==> flow/design.v <==
module data_syn(
    input logic clk_i,
    input logic rst_n_i,
    input logic data_i,
    output logic data_o
);
logic data_a, data_b;
assign data_o = data_b;
always_ff @(posedge clk_i or negedge rst_n_i)
begin
    if (!rst_n_i) begin
        data_a <= 1'b0;
        data_b <= 1'b0;
    end else begin
        data_a <= data_i;
        data_b <= data_a;
    end
end
endmodule
module edge2en(
    input logic clk_i,
    input logic rst_n_i,
    input logic data_i,
    output logic pos_edge_o,
    output logic neg_edge_o,
    output logic any_edge_o
);
logic data_a, data_b;
assign pos_edge_o = ~data_b & data_a;
assign neg_edge_o = ~data_a & data_b;
assign any_edge_o =  data_a ^ data_b;
always_ff @(posedge clk_i or negedge rst_n_i)
begin
    if (!rst_n_i) begin
        data_a <= 1'b0;
        data_b <= 1'b0;
    end else begin
        data_a <= data_i;
        data_b <= data_a;
    end
end
endmodule
module startup #(
    parameter int W = 32
) (
    input logic clk_i,
    input logic rst_n_i,
    input logic  [4:0] gate_sync_i,
    input logic [W-1:0] gate_shift_i,
    output logic [4:0] gate_en_o
);
logic  [4:0] gate_en;
logic [W-1:0] gate_cnt;
logic        gate_next;
logic        gate_done;
assign gate_en_o = gate_en;
edge2en gate_next_en(
    .clk_i(clk_i),
    .rst_n_i(rst_n_i),
    .data_i(gate_done & (gate_en == gate_sync_i)),
    .pos_edge_o(gate_next)
);
always_ff @(posedge clk_i or negedge rst_n_i)
begin
    if (!rst_n_i) begin
        gate_en   <= 5'b00000;
        gate_cnt  <= {W{1'b0}};
        gate_done <= 1'b0;
    end else begin
        gate_en   <= gate_next ? {gate_en[3:0], (gate_sync_i != 5'b01111)} : gate_en;
        gate_cnt  <= gate_next ? {W{1'b0}} : gate_cnt + 1'b1;
        gate_done <= gate_next ? 1'b0 : (gate_cnt == gate_shift_i) ? 1'b1 : gate_done;
    end
end
endmodule
module measure #(
    parameter int W = 32
) (
    input logic clk_i,
    input logic rst_n_i,
    input logic sig_clk_i,
    input logic        gate_en_i,
    input logic [W-1:0] gate_total_i,
    output logic        reg_wr_en_o,
    output logic [2*W-1:0] reg_wr_data_o,
    output logic gate_sync_o
);
logic sig_clk_s;
logic sig_clk_p;
logic gate_sync;
logic gate_sync_n;
logic        gate_en;
logic [W-1:0] gate_cnt;
logic [W-1:0] sig_clk_cnt;
logic [W-1:0] ref_clk_cnt;
logic        reg_wr_en;
logic [2*W-1:0] reg_wr_data;
assign reg_wr_en_o   = reg_wr_en;
assign reg_wr_data_o = reg_wr_data;
assign gate_sync_o = gate_sync;
data_syn sig_clk_syn(
    .clk_i(clk_i),
    .rst_n_i(rst_n_i),
    .data_i(sig_clk_i),
    .data_o(sig_clk_s)
);
edge2en sig_clk_en(
    .clk_i(clk_i),
    .rst_n_i(rst_n_i),
    .data_i(sig_clk_s),
    .pos_edge_o(sig_clk_p)
);
edge2en gate_sync_en(
    .clk_i(clk_i),
    .rst_n_i(rst_n_i),
    .data_i(gate_sync),
    .neg_edge_o(gate_sync_n)
);
always_ff @(posedge clk_i or negedge rst_n_i)
begin
    if (!rst_n_i) begin
        gate_en  <= 1'b0;
        gate_cnt <= {W{1'b0}};
        gate_sync <= 1'b0;
        sig_clk_cnt <= {W{1'b0}};
        ref_clk_cnt <= {W{1'b0}};
        reg_wr_en   <= 1'b0;
        reg_wr_data <= {(2*W){1'b0}};
    end else begin
        if (gate_sync) begin
            gate_en  <= (gate_cnt == gate_total_i) ? 1'b0 : gate_en;
            gate_cnt <= (gate_cnt == gate_total_i) ? {W{1'b0}} : gate_cnt + 1'b1;
            gate_sync <= (sig_clk_p & ~gate_en) ? 1'b0 : gate_sync;
            sig_clk_cnt <= sig_clk_p ? sig_clk_cnt + 1'b1 : sig_clk_cnt;
            ref_clk_cnt <= ref_clk_cnt + 1'b1;
        end else begin
            gate_en  <= gate_en_i;
            gate_cnt <= {W{1'b0}};
            gate_sync <= (sig_clk_p & gate_en) ? 1'b1 : gate_sync;
            sig_clk_cnt <= reg_wr_en ? {W{1'b0}} : sig_clk_cnt;
            ref_clk_cnt <= reg_wr_en ? {W{1'b0}} : ref_clk_cnt;
        end
        reg_wr_en   <= gate_sync_n;
        reg_wr_data <= gate_sync_n ? {ref_clk_cnt, sig_clk_cnt} : reg_wr_data;
    end
end
endmodule
`timescale 1ns / 1ps
module axi_dfm_v1_0(
    input logic s_axi_aclk,
    input logic s_axi_aresetn,
    input  logic [31:0] s_axi_awaddr,
    input  logic        s_axi_awvalid,
    output logic        s_axi_awready,
    input  logic [31:0] s_axi_wdata,
    input  logic        s_axi_wvalid,
    output logic        s_axi_wready,
    output logic s_axi_bvalid,
    input  logic s_axi_bready,
    input  logic [31:0] s_axi_araddr,
    input  logic        s_axi_arvalid,
    output logic        s_axi_arready,
    output logic [31:0] s_axi_rdata,
    output logic        s_axi_rvalid,
    input  logic        s_axi_rready,
    input  logic signal_in,
    output logic signal_done
);
localparam int W = 16;
logic [4:0] gate_en;
logic [4:0] gate_sync;
logic [W-1:0] gate_shift;
logic [W-1:0] gate_total;
logic     [4:0] raw_wr_en;
logic [2*W-1:0] raw_wr_data[5];
logic           reg_wr_en;
logic [2*W-1:0] reg_wr_data;
logic [2*W-1:0] reg_rd_data;
assign s_axi_awready = s_axi_aresetn && s_axi_awvalid && (!s_axi_bvalid || s_axi_bready);
assign s_axi_wready  = s_axi_aresetn && s_axi_wvalid  && (!s_axi_bvalid || s_axi_bready);
assign s_axi_arready = s_axi_aresetn && s_axi_arvalid && (!s_axi_rvalid || s_axi_rready);
assign signal_done = reg_wr_en;
always_ff @(posedge s_axi_aclk or negedge s_axi_aresetn)
begin
    if (!s_axi_aresetn) begin
        gate_shift <= {W{1'b0}};
        gate_total <= {W{1'b0}};
        reg_rd_data <= {(2*W){1'b0}};
        s_axi_bvalid <= 1'b0;
        s_axi_rvalid <= 1'b0;
        s_axi_rdata <= 32'h0000_0000;
    end else begin
        if (s_axi_awready) begin
            case (s_axi_awaddr[7:0])
                8'h00:
                    gate_shift <= s_axi_wdata[W-1:0];
                8'h04:
                    gate_total <= s_axi_wdata[W-1:0];
                default:
                    reg_rd_data <= reg_wr_data;
            endcase
        end
        if (s_axi_arready) begin
            case (s_axi_araddr[7:0])
                8'h00:
                    s_axi_rdata <= {{(32-W){1'b0}}, gate_shift};
                8'h04:
                    s_axi_rdata <= {{(32-W){1'b0}}, gate_total};
                8'h08:
                    s_axi_rdata <= {{(32-W){1'b0}}, reg_rd_data[W-1:0]};
                8'h0C:
                    s_axi_rdata <= {{(32-W){1'b0}}, reg_rd_data[2*W-1:W]};
                default:
                    s_axi_rdata <= 32'h0000_0000;
            endcase
        end
        s_axi_bvalid <= (s_axi_bvalid & ~s_axi_bready) | s_axi_awready;
        s_axi_rvalid <= (s_axi_rvalid & ~s_axi_rready) | s_axi_arready;
    end
end
startup #(.W(W)) startup(
    .clk_i(s_axi_aclk),
    .rst_n_i(s_axi_aresetn),
    .gate_sync_i(gate_sync),
    .gate_shift_i(gate_shift),
    .gate_en_o(gate_en)
);
genvar i;
generate
    for (i = 0; i < 5; i = i + 1) begin: measure_block
        measure #(.W(W)) measure(
            .clk_i(s_axi_aclk),
            .rst_n_i(s_axi_aresetn),
            .sig_clk_i(signal_in),
            .gate_en_i(gate_en[i]),
            .gate_total_i(gate_total),
            .reg_wr_en_o(raw_wr_en[i]),
            .reg_wr_data_o(raw_wr_data[i]),
            .gate_sync_o(gate_sync[i])
        );
    end
endgenerate
always_ff @(posedge s_axi_aclk or negedge s_axi_aresetn)
begin
    if (!s_axi_aresetn) begin
        reg_wr_en   <= 1'b0;
        reg_wr_data <= {(2*W){1'b0}};
    end else begin
        reg_wr_en <= raw_wr_en[0] | raw_wr_en[1] | raw_wr_en[2] | raw_wr_en[3] | raw_wr_en[4];
        case (raw_wr_en)
            5'b00001:
                reg_wr_data <= raw_wr_data[0];
            5'b00010:
                reg_wr_data <= raw_wr_data[1];
            5'b00100:
                reg_wr_data <= raw_wr_data[2];
            5'b01000:
                reg_wr_data <= raw_wr_data[3];
            5'b10000:
                reg_wr_data <= raw_wr_data[4];
            default:
                reg_wr_data <= reg_wr_data;
        endcase
    end
end
endmodule
# From RTL to reports: axi_dfm_v1_0
# Tool output for the design above before and after an edit, in the order of the flow.
# Lines under "before" count in the file above, lines under "after" in the edited file.
# "diff": "after" minus "before" as printed here. "change_rel_pct": 100 x difference / "before".
# Operators: Yosys type, input widths -> output width; for muxes data width and select width s.
# Cell names lack the library's common part.
# A cell with n/a has no value.
[design] design="axi_dfm_v1_0" clock_port="s_axi_aclk" lib="sky130hd" corner="tt_025C_1v80"

# The edit
# The edit as a unified diff against the file above.
# The edited RTL no longer does the same as the RTL above: the edit was made by script, with no optimisation intended.
# begin of diff
@@ -160,5 +160,5 @@
     input  logic [31:0] s_axi_araddr,
     input  logic        s_axi_arvalid,
-    output logic        s_axi_arready,
+    output logic        s_axi_arready_pin,
     output logic [31:0] s_axi_rdata,
     output logic        s_axi_rvalid,
@@ -167,4 +167,6 @@
     output logic signal_done
 );
+logic s_axi_arready;
+always_ff @(posedge s_axi_aclk) s_axi_arready_pin <= s_axi_arready;
 localparam int W = 16;
 logic [4:0] gate_en;
# end of diff

# Word-level counts
# Yosys after proc, flatten, opt, wreduce and memory -nomap, before mapping. Print and check cells are not counted. Equal cells are merged and count once.
[word_totals] element="out_inout_bits" before=38 after=38 diff=0 change_rel_pct=0.00
[word_totals] element="ff_bits" before=584 after=585 diff=1 change_rel_pct=0.17
[word_totals] element="latch_bits" before=0 after=0 diff=0
[word_totals] element="memories" before=0 after=0 diff=0
[word_totals] element="input_bits" before=104 after=104 diff=0 change_rel_pct=0.00
[word_totals] element="ram_bits" before=0 after=0 diff=0
[word_totals] element="clocked_rd_ports_x_width" before=0 after=0 diff=0
[word_totals] element="mem_bits_ro" before=0 after=0 diff=0
[word_totals] element="wordCells" before=234 after=235 diff=1 change_rel_pct=0.43
[op_classes] element="div" before=0 after=0 diff=0
[op_classes] element="reduce_logical" before=28 after=28 diff=0 change_rel_pct=0.00
[op_classes] element="equal" before=27 after=27 diff=0 change_rel_pct=0.00
[op_classes] element="shifts" before=0 after=0 diff=0
[op_classes] element="multipliers" before=0 after=0 diff=0
[op_classes] element="logic" before=41 after=41 diff=0 change_rel_pct=0.00
[op_classes] element="muxes" before=60 after=60 diff=0 change_rel_pct=0.00
[op_classes] element="n_addsub" before=16 after=16 diff=0 change_rel_pct=0.00
[op_classes] element="compare" before=0 after=0 diff=0
# Operator kinds equal on both sides are left out: 28.

# Logic depth
# Yosys ltp: most cells in a row. Word level: on the elaborated netlist, between registers, memories and ports. Mapped: between sequential cells and ports; inverters and the memories' decode and read muxes count.
[depth] element="depth_word" before=5 after=5 diff=0 change_rel_pct=0.00
[depth] element="abc_area" before="0" after="0"
[depth] element="depth_mapped" before=8 after=8 diff=0 change_rel_pct=0.00
[depth] element="mapped_depth_nobuf" before=5 after=5 diff=0 change_rel_pct=0.00

# Synthesis result
# The flow's flattened synthesis, as Yosys stat reports it; memories are mapped. The netlist is that of the ABC_AREA named above (0 if unset); the other value can give another one.
[by_type] cell="dfxtp_1" before=0 after=1 diff=1
# Cell types equal on both sides are left out: 70.
[synth_totals] element="mapped_area_mm2" before=0.0269584 after=0.0269784 diff=0.0000200 change_rel_pct=0.07
[synth_totals] element="ff_cells" before=568 after=569 diff=1 change_rel_pct=0.18
[synth_totals] element="buf_cells" before=157 after=157 diff=0 change_rel_pct=0.00
[synth_totals] element="cell_count" before=2497 after=2498 diff=1 change_rel_pct=0.04
[synth_totals] element="seq_area_mm2" before=0.0142136 after=0.0142337 diff=0.0000201 change_rel_pct=0.14
# The figures by module come from a second, unflattened synthesis with its own total; it is not the netlist above.
[hier_totals] element="hier_cells" before=2395 after=2396 diff=1 change_rel_pct=0.04
[hier_totals] element="hier_area_mm2" before=0.0275965 after=0.0276165 diff=0.0000200 change_rel_pct=0.07
# Rows give one instance, submodules left out.
[modules_before] mod="measure #(W=16)" mod_seq_area_mm2=0.002077 n_inst=5 mod_area_mm2=0.003875 n_cells=344
[modules_before] mod="axi_dfm_v1_0" mod_seq_area_mm2=0.0028778 n_inst=1 mod_area_mm2=0.0058018 n_cells=470
[modules_before] mod="startup #(W=16)" mod_seq_area_mm2=0.0005505 n_inst=1 mod_area_mm2=0.0012199 n_cells=118
[modules_before] mod="edge2en" mod_seq_area_mm2=0.00005 n_inst=11 mod_area_mm2=0.0000863 n_cells=7
[modules_before] mod="data_syn" mod_seq_area_mm2=0.00005 n_inst=5 mod_area_mm2=0.00005 n_cells=2
[modules_after] mod="measure #(W=16)" mod_seq_area_mm2=0.002077 n_inst=5 mod_area_mm2=0.003875 n_cells=344
[modules_after] mod="axi_dfm_v1_0" mod_seq_area_mm2=0.0028978 n_inst=1 mod_area_mm2=0.0058218 n_cells=471
[modules_after] mod="startup #(W=16)" mod_seq_area_mm2=0.0005505 n_inst=1 mod_area_mm2=0.0012199 n_cells=118
[modules_after] mod="edge2en" mod_seq_area_mm2=0.00005 n_inst=11 mod_area_mm2=0.0000863 n_cells=7
[modules_after] mod="data_syn" mod_seq_area_mm2=0.00005 n_inst=5 mod_area_mm2=0.00005 n_cells=2

# Timing after synthesis
# Path of least setup slack by OpenSTA after synthesis, without wires, with an ideal clock, recovery checks aside; 20% of the period is set as input and as output delay. Where synthesis merged equal registers, the netlist keeps one of their names.
[synth_timing] element="kind" before="input port to output port" after="input port to flip-flop"
[synth_timing] element="start" before="in s_axi_rready" after="in s_axi_awaddr[5]"
[synth_timing] element="end" before="out s_axi_arready" after="reg gate_shift[10]"
[synth_timing] element="output_delay_ps" before=1000
[synth_timing] element="path_delay_ps" before=777 after=1729 diff=952 change_rel_pct=122.52
[synth_timing] element="setup_ps" after=125
[synth_timing] element="t_arrival_ps" before=1777 after=2604 diff=827 change_rel_pct=46.54
[synth_timing] element="path_buffers" before=1 after=1 diff=0 change_rel_pct=0.00
[synth_timing] element="launch_ps" before=1000 after=1000 diff=0 change_rel_pct=0.00
[synth_timing] element="required_time_ps" before=4000 after=4875 diff=875 change_rel_pct=21.88
[synth_timing] element="slack_ps" before=2223 after=2271 diff=48
[synth_timing] element="input_delay_ps" before=1000 after=1000 diff=0 change_rel_pct=0.00
[synth_timing] element="period_ps" before=5000 after=5000 diff=0 change_rel_pct=0.00
[synth_timing] element="path_stages" before=4 after=5 diff=1 change_rel_pct=25.00
[synth_timing] element="period_less_setup_slack_ps" before=2777 after=2729 diff=-48 change_rel_pct=-1.73
# "path_delay_ps" = arrival - input delay + setup time.
# A path that ends at an output port has no setup time.
# "path_stages": output pins that drive a net of the path, with the launching flip-flop's if there is one; two outputs of one cell count as two.
# "period_less_setup_slack_ps" = period - worst setup slack (recovery checks aside). The figure is calculated, with input and output delays left at 20% of the set period.
# Between the ends stands the longest chain of elaborated cells between them, by number of cells; it is not shown to be the way that was timed. Of several equally long chains one is given.
# A line is the first line of the expression or statement that the cell stems from. Yosys adds cells for indexed reads and writes and turns some case tables into memories.
[synth_between_before] cell_sequence="nand2b_1 > nand3_1 > clkbuf_1 > inv_1" elab_chain_cells=2 cells_between=2 lines_between=1 cone_classes="2 x reduce/logical"
[synth_lines_before] element="start, declared" line=165 source="input  logic        s_axi_rready,"
[synth_lines_before] element="$logic_or 1x1->1" line=181 source="assign s_axi_arready = s_axi_aresetn && s_axi_arvalid && (!s_axi_rvalid || s_axi_rready);"
[synth_lines_before] element="$logic_and 1x1->1" line=181
[synth_lines_before] element="end, declared" line=162 source="output logic        s_axi_arready,"
[synth_between_after] cell_sequence="or4_4 > nor4_4 > nor3b_4 > buf_8 > mux2_2" elab_chain_cells=2 cells_between=2 lines_between=1 cone_classes="2 x reduce/logical"
[synth_lines_after] element="start, declared" line=152 source="input  logic [31:0] s_axi_awaddr,"
[synth_lines_after] element="$logic_not 8->1" line=196 source="case (s_axi_awaddr[7:0])"
[synth_lines_after] element="$reduce_and 2->1"
[synth_lines_after] element="end, assigned" line=188 source="gate_shift <= {W{1'b0}};"
[synth_lines_after] element="end, assigned" line=198 source="gate_shift <= s_axi_wdata[W-1:0];"
[synth_lines_after] element="end, declared" line=174 source="logic [W-1:0] gate_shift;"

# Timing after layout
# Path of least setup slack in the final report of each run of pair 1 (OpenROAD, finished layout, wires in). Where an end is a register, its clock arrival counts in the times.
# The report prints the path's times to 10 ps; the period is as set.
[layout_timing] element="kind" before="input port to output port" after="input port to output port"
[layout_timing] element="start" before="in s_axi_aresetn" after="in s_axi_aresetn"
[layout_timing] element="end" before="out s_axi_awready" after="out s_axi_awready"
[layout_timing] element="t_arrival_ps" before=2420 after=2590 diff=170 change_rel_pct=7.02
[layout_timing] element="period_ps" before=3550 after=3550 diff=0 change_rel_pct=0.00
[layout_timing] element="path_buffers" before=3 after=3 diff=0 change_rel_pct=0.00
[layout_timing] element="launch_ps" before=710 after=710 diff=0 change_rel_pct=0.00
[layout_timing] element="input_delay_ps" before=710 after=710 diff=0 change_rel_pct=0.00
[layout_timing] element="output_delay_ps" before=710 after=710 diff=0 change_rel_pct=0.00
[layout_timing] element="slack_ps" before=420 after=250 diff=-170
[layout_timing] element="path_stages" before=5 after=5 diff=0 change_rel_pct=0.00
[layout_timing] element="required_time_ps" before=2840 after=2840 diff=0 change_rel_pct=0.00
# Between the ends stands the longest chain of elaborated cells between them, by number of cells; it is not shown to be the way that was timed. Of several equally long chains one is given.
[layout_between_before] cell_sequence="dlygate4sd3_1 > buf_8 > nand3_1 > inv_1 > clkdlybuf4s50_1" elab_chain_cells=2 cells_between=2 lines_between=1 cone_classes="2 x reduce/logical"
[layout_lines_before] element="start, declared" line=151 source="input logic s_axi_aresetn,"
[layout_lines_before] element="$logic_and 1x1->1 (2 in a row)" line=179 source="assign s_axi_awready = s_axi_aresetn && s_axi_awvalid && (!s_axi_bvalid || s_axi_bready);"
[layout_lines_before] element="end, declared" line=154 source="output logic        s_axi_awready,"
[layout_between_after] cell_sequence="dlygate4sd3_1 > buf_8 > nand3_1 > inv_1 > clkdlybuf4s50_1" elab_chain_cells=2 cells_between=2 lines_between=1 cone_classes="2 x reduce/logical"
[layout_lines_after] element="start, declared" line=151 source="input logic s_axi_aresetn,"
[layout_lines_after] element="$logic_and 1x1->1 (2 in a row)" line=181 source="assign s_axi_awready = s_axi_aresetn && s_axi_awvalid && (!s_axi_bvalid || s_axi_bready);"
[layout_lines_after] element="end, declared" line=154 source="output logic        s_axi_awready,"

# Layout results
# Both versions went through the flow (Yosys, OpenROAD) with the same settings in each pair. Constraints: input delay and output delay 20% of the set period each, output load 0.01 pF.
[flow_settings_pair_1] CORE_UTILIZATION=40 PLACE_DENSITY=0.6 period_ns=3.55 CAP_MARGIN=20 CORE_MARGIN=2 SLEW_MARGIN=20
[results_pair_1] element="finalCellArea_mm2" before=0.030757 after=0.0305343 diff=-0.0002227 change_rel_pct=-0.72
[results_pair_1] element="design_power_uw" before=17891 after=17224 diff=-667 change_rel_pct=-3.73
[results_pair_1] element="ys_area_mm2" before=0.0269584 after=0.0269784 diff=0.0000200 change_rel_pct=0.07
[results_pair_1] element="final_setup_ws_ps" before=418 after=249 diff=-169
[results_pair_1] element="die_area_mm2" before=0.0694876 after=0.0695403 diff=0.0000527 change_rel_pct=0.08
[results_pair_1] element="fin_hold_ws_ps" before=346 after=346 diff=0
[results_pair_1] element="setupTns_ps" before=0 after=0 diff=0
[results_pair_1] element="achieved_clock_period_ps" before=3132 after=3301 diff=169 change_rel_pct=5.40
[flow_settings_pair_2] ABC_AREA=0 CAP_MARGIN=15 CORE_UTILIZATION=27 MAX_ROUTING_LAYER="met5" PLACE_DENSITY=0.71 SETUP_SLACK_MARGIN=0.14 period_ns=3.54 CORE_MARGIN=2 SLEW_MARGIN=20
[results_pair_2] element="finalCellArea_mm2" before=0.0310936 after=0.0311574 diff=0.0000638 change_rel_pct=0.21
[results_pair_2] element="design_power_uw" before=17397 after=17469 diff=72 change_rel_pct=0.41
[results_pair_2] element="ys_area_mm2" before=0.0269584 after=0.0269784 diff=0.0000200 change_rel_pct=0.07
[results_pair_2] element="final_setup_ws_ps" before=370 after=345 diff=-25
[results_pair_2] element="die_area_mm2" before=0.10239 after=0.102464 diff=0.000074 change_rel_pct=0.07
[results_pair_2] element="fin_hold_ws_ps" before=366 after=347 diff=-19
[results_pair_2] element="setupTns_ps" before=0 after=0 diff=0
[results_pair_2] element="achieved_clock_period_ps" before=3170 after=3195 diff=25 change_rel_pct=0.79
# "achieved_clock_period_ps" means the clock period less the worst setup slack. The figure is calculated, with input and output delays left at 20% of the set period.
# By "design_power_uw" is meant OpenSTA's value without simulated activity: inputs other than the clock are taken to toggle once in ten clock periods, and the tool carries that through the logic.
